==> flow/design.v <==
`timescale 1ns/100ps
module mult_stage( input clock, reset, start, nuke, 
		   input [63:0] product_in, mplier_in, mcand_in,
		   output logic done,
		   output logic [63:0] product_out, mplier_out, mcand_out
		  );
	logic [63:0] prod_in_reg, partial_prod_reg;
	logic [63:0] partial_product, next_mplier, next_mcand;
	assign product_out = prod_in_reg + partial_prod_reg;
	assign partial_product = mplier_in[7:0] * mcand_in;
	assign next_mplier = {8'b0,mplier_in[63:8]};
	assign next_mcand = {mcand_in[55:0],8'b0};
	always_ff @(posedge clock) begin
		prod_in_reg      <= product_in;
		partial_prod_reg <= partial_product;
		mplier_out       <= next_mplier;
		mcand_out        <= next_mcand;
	end
	always_ff @(posedge clock) begin
		if(reset)
			done <= 1'b0;
		else if(nuke)
			done <= 1'b0;
		else
			done <= start;
	end
endmodule
`timescale 1ns/100ps
module mult(	input clock, reset, nuke, 
		input [63:0] mcand, mplier,
		input start,
		output [63:0] product,
		output done
	   );
  	logic [63:0] mcand_out, mplier_out;
  	logic [(7*64)-1:0] internal_products, internal_mcands, internal_mpliers;
  	logic [6:0] internal_dones;
	mult_stage mstage [7:0]  (
		.clock(clock),
		.reset(reset),
		.nuke(nuke), 
		.product_in({internal_products,64'h0}),
		.mplier_in({internal_mpliers,mplier}),
		.mcand_in({internal_mcands,mcand}),
		.start({internal_dones,start}),
		.product_out({product,internal_products}),
		.mplier_out({mplier_out,internal_mpliers}),
		.mcand_out({mcand_out,internal_mcands}),
		.done({done,internal_dones})
	);
endmodule
Reports on mult

Tool output for the design above, in the order of the flow.
Line numbers count from 1 in the design file above.
Operators carry their Yosys type and port widths (W data, S select, Z words).
Cell names lack the library's common part.
The mark n/a stands for no value.

Design top: mult
Clock input: clock
Cell library: sky130hd
Corner: tt_025C_1v80

Elaborated design

Counts by Yosys on the flattened word-level netlist (proc, flatten, opt, wreduce; memories kept). Register bits leave out memories and registers merged into their read ports (data or address); mux counts leave out enables and synchronous resets folded into registers. Print and check cells are left out. Cells with the same type and inputs are merged into one.

Memories kept: 0
Output and inout bits: 65
Input bits: 132
Register bits after elaboration: 1,192
Word width x clocked read ports: 0
ROM bits: 0
RAM bits: 0
Latch bits: 0

Equality and inequality tests: 0
Multiplexer cells: 0
Bitwise gates (word level): 0
$add $sub $neg: 7
Reduce/logical cells: 1
Divide/modulo/power cells: 0
Shifts and indexed selects: 0
Order comparisons: 0
Multiply operators: 8

Operators by type and width:

| operator         | number |
| $mul A8 B64 Y64  | 1 |
| $add A64 B64 Y64 | 7 |
| $mul A8 B56 Y56  | 1 |
| $mul A8 B48 Y48  | 1 |
| $mul A8 B40 Y40  | 1 |
| $mul A8 B32 Y32  | 1 |
| $mul A8 B24 Y24  | 1 |
| $mul A8 B16 Y16  | 1 |
| $mul A8 B8 Y8    | 1 |
| $reduce_or A2 Y1 | 1 |

Longest topological paths

Depth = most cells in a row (Yosys ltp): at word level without a register or memory, in the mapped netlist without a sequential cell, where the memories' decode and read muxes count.

Depth after elaboration: 1
ABC_AREA: 1
Mapped depth: 26

Synthesis result

Source: synth_stat.txt of the flow (Yosys; design flattened, memories mapped). It holds for the ABC_AREA given above (unset counts as 0); a run with the other value may have another netlist.
Totals and module areas in this step are rounded.

Cells by type:

| cell     | number | total area (sq um) |
| fa_1     | 1,447  | 2.9E+04 |
| dfxtp_1  | 1,192  | 2.39E+04 |
| nand2_1  | 5,005  | 1.88E+04 |
| inv_1    | 4,052  | 1.52E+04 |
| ha_1     | 569    | 7.12E+03 |
| nor2_1   | 714    | 2,680.07 |
| nand3_1  | 507    | 2.54E+03 |
| a21oi_1  | 460    | 2.3E+03 |
| xor2_1   | 245    | 2.15E+03 |
| o21ai_0  | 186    | 930.893 |
| nand4_1  | 138    | 863.328 |
| clkbuf_2 | 172    | 860.826 |
| clkbuf_1 | 214    | 803.27 |
| o21bai_1 | 89     | 668.141 |
| xnor2_1  | 72     | 630.605 |
| buf_4    | 56     | 420.403 |
| nor3_1   | 67     | 335.322 |
| nand3_2  | 27     | 270.259 |

Other cell types: 29; their cells: 294.

Flip-flop cells: 1,192
Sequential area: 24,000 sq um
Buffer cells: 516
Standard cells after synthesis: 15,506
Chip area (Yosys): 110,000 sq um

Worst setup path after synthesis

OpenSTA on the mapped netlist: ideal clock, no wires. The path of least setup slack (recovery checks aside). Input and output delay are each 20% of the period. Register names are those of the netlist, which keeps one name where synthesis merged equal registers.

Kind: input port to flip-flop
Start: in mplier[4]
End: reg mstage[0].partial_prod_reg[61]
Time at the first pin: 1.400 ns
Library setup time: 0.112 ns
Slack: 1.482 ns
Delay of the path: 4.118 ns
Driving pins on the path: 23
Input delay: 1.400 ns
Arrival: 5.406 ns
Data required time: 6.888 ns
Period: 7.0 ns
Synthesis period reached: 5.518 ns

"delay of the path" is the arrival time less input delay plus setup time.
"driving pins on the path": output pins that drive a net of the path, with the launching flip-flop's if there is one; two outputs of one cell count as two.
"synthesis period reached" is the clock period less the worst setup slack; recovery checks do not enter. This is arithmetic on one report: input and output delays are still those of the set period (20% each).
The rows between start and end are the longest chain of elaborated cells between them; the timing report does not say that the signal goes this way. Where chains are equally long, one stands for them.
Each line given opens the expression or statement behind the cell; cells for indexed reads and writes are added by Yosys, which also makes memories of some case tables.

Cells stage by stage: clkbuf_1 clkbuf_1 buf_1 nand2_1 fa_1 fa_1 inv_1 fa_1 inv_1 fa_1 inv_1 ha_1 nand2_1 nor2_1 nand2_1 nand3_2 nand2_1 nand2_2 nand2_1 nand2_2 nand2_1 nand3_1 nand2_1
Cells in the longest elaborated chain: 1

RTL lines, path after synthesis:

| element            | line | source |
| start: declaration | 30   | `input [63:0] mcand, mplier,` |
| $mul A8 B64 Y64    | 10   |  |
| end: assignment    | 15   |  |
| end: declaration   | 7    | `logic [63:0] prod_in_reg, partial_prod_reg;` |

Timing after layout

Path of least setup slack in the final report of flow run 1 (OpenROAD, finished layout, wires in). Where an end is a register, its clock arrival counts in the times.

Kind: input port to flip-flop
Start: in mplier[3]
End: reg mstage[0].partial_prod_reg[56]
Input delay: 1.84 ns
Slack: 3.13 ns
Arrival: 6.79 ns
Library setup time: 0.10 ns
Period: 9.21 ns
Data required time: 9.92 ns
Driving pins on the path: 20
Time at the first pin: 1.84 ns

The rows between start and end are the longest chain of elaborated cells between them; the timing report does not say that the signal goes this way. Where chains are equally long, one stands for them.

Cells stage by stage: buf_2 buf_4 nand2_1 inv_1 fa_1 inv_1 fa_1 fa_1 inv_1 fa_1 ha_1 nand2_1 inv_1 nand2_1 nor3_1 nand2_1 nor3_1 nand2_1 nand4_1 nand2_1
Cells in the longest elaborated chain: 1

RTL lines, path post-layout:

| element            | line | source |
| start: declaration | 30   | `input [63:0] mcand, mplier,` |
| $mul A8 B64 Y64    | 10   |  |
| end: assignment    | 15   |  |
| end: declaration   | 7    | `logic [63:0] prod_in_reg, partial_prod_reg;` |

--- measured runs ---
Measured data: module mult, platform sky130hd, 2 stored runs of the flow under differing settings, order arbitrary. Input and output delays are each 20% of the period that was set; the output load is 0.01 pF.
"period reached" means the clock period less the worst setup slack. The figure is calculated, with input and output delays left at 20% of the set period.
"time used up by the worst setup path" = time allowed to the worst setup path (clock period - input delay - output delay, where it has them) - its slack; a late launch clock adds to it, a late capture clock takes from it.
"power": no workload was simulated; the value follows from the tool's default switching activity.
Results are given in rounded form.

## Flow run 1

==> flow/run.sh <==
#!/bin/bash
# the make line also repeats the synthesis and layout settings of config.mk as NAME=value (left out here)
make -C /OpenROAD-flow-scripts/flow DESIGN_CONFIG=/design/flow/config.mk WORK_HOME=/design/flow/orfs CLKGATE_MAP_FILE= finish
==> flow/config.mk <==
export PLATFORM = sky130hd
export DESIGN_NAME = mult
export DESIGN_NICKNAME = mult
export VERILOG_FILES = /design/flow/design.v
export SDC_FILE = /design/flow/constraint.sdc
export NUM_CORES = 4
export LEC_CHECK = 0
export ABC_AREA = 1
export CAP_MARGIN = 20
export CORE_MARGIN = 2
export CORE_UTILIZATION = 40
export CTS_CLUSTER_SIZE = 42
export GPL_ROUTABILITY_DRIVEN = 0
export HOLD_SLACK_MARGIN = 0.07
export PLACE_DENSITY = 0.79
export SLEW_MARGIN = 20
export TNS_END_PERCENT = 95
==> flow/constraint.sdc <==
create_clock -name core_clock -period 9.21 [get_ports {clock}]
set_input_delay 1.8420 -clock core_clock [delete_from_list [all_inputs] [get_ports {clock}]]
set_output_delay 1.8420 -clock core_clock [all_outputs]
set_load 0.01 [all_outputs]

| result of flow run 1 | value |
|---|---|
| final setup TNS | 0.000 ns |
| standard-cell area after layout | 120,000 sq um |
| lowest setup slack | 3.1 ns |
| cell area after synthesis | 110,000 sq um |
| smallest hold slack | 0.28 ns |
| time used up by the worst setup path | 4.24 ns |
| type of the worst setup path | input port to flip-flop |
| power | 47 mW |
| total die area | 280,000 sq um |
| period reached | 6.078 ns |
| post-layout utilization | 44% |

## Flow run 2

==> flow/run.sh <==
#!/bin/bash
# the make line also repeats the synthesis and layout settings of config.mk as NAME=value (left out here)
make -C /OpenROAD-flow-scripts/flow DESIGN_CONFIG=/design/flow/config.mk WORK_HOME=/design/flow/orfs CLKGATE_MAP_FILE= finish
==> flow/config.mk <==
export PLATFORM = sky130hd
export DESIGN_NAME = mult
export DESIGN_NICKNAME = mult
export VERILOG_FILES = /design/flow/design.v
export SDC_FILE = /design/flow/constraint.sdc
export NUM_CORES = 4
export LEC_CHECK = 0
export ABC_AREA = 0
export CAP_MARGIN = 35
export CORE_ASPECT_RATIO = 0.54
export CORE_MARGIN = 7
export CORE_UTILIZATION = 18
export CTS_CLUSTER_DIAMETER = 263
export CTS_CLUSTER_SIZE = 19
export GPL_ROUTABILITY_DRIVEN = 1
export GPL_TIMING_DRIVEN = 0
export MIN_ROUTING_LAYER = met2
export SETUP_SLACK_MARGIN = 0.13
export SLEW_MARGIN = 20
export TNS_END_PERCENT = 80
==> flow/constraint.sdc <==
create_clock -name core_clock -period 4.87 [get_ports {clock}]
set_input_delay 0.9740 -clock core_clock [delete_from_list [all_inputs] [get_ports {clock}]]
set_output_delay 0.9740 -clock core_clock [all_outputs]
set_load 0.01 [all_outputs]

| result of flow run 2 | value |
|---|---|
| final setup TNS | -78 ns |
| standard-cell area after layout | 120,000 sq um |
| lowest setup slack | -1.2 ns |
| cell area after synthesis | 94,000 sq um |
| smallest hold slack | 0.26 ns |
| time used up by the worst setup path | 6.05 ns |
| type of the worst setup path | flip-flop to flip-flop |
| power | 86 mW |
| total die area | 540,000 sq um |
| period reached | 6.048 ns |
| post-layout utilization | 22% |
--- end ---
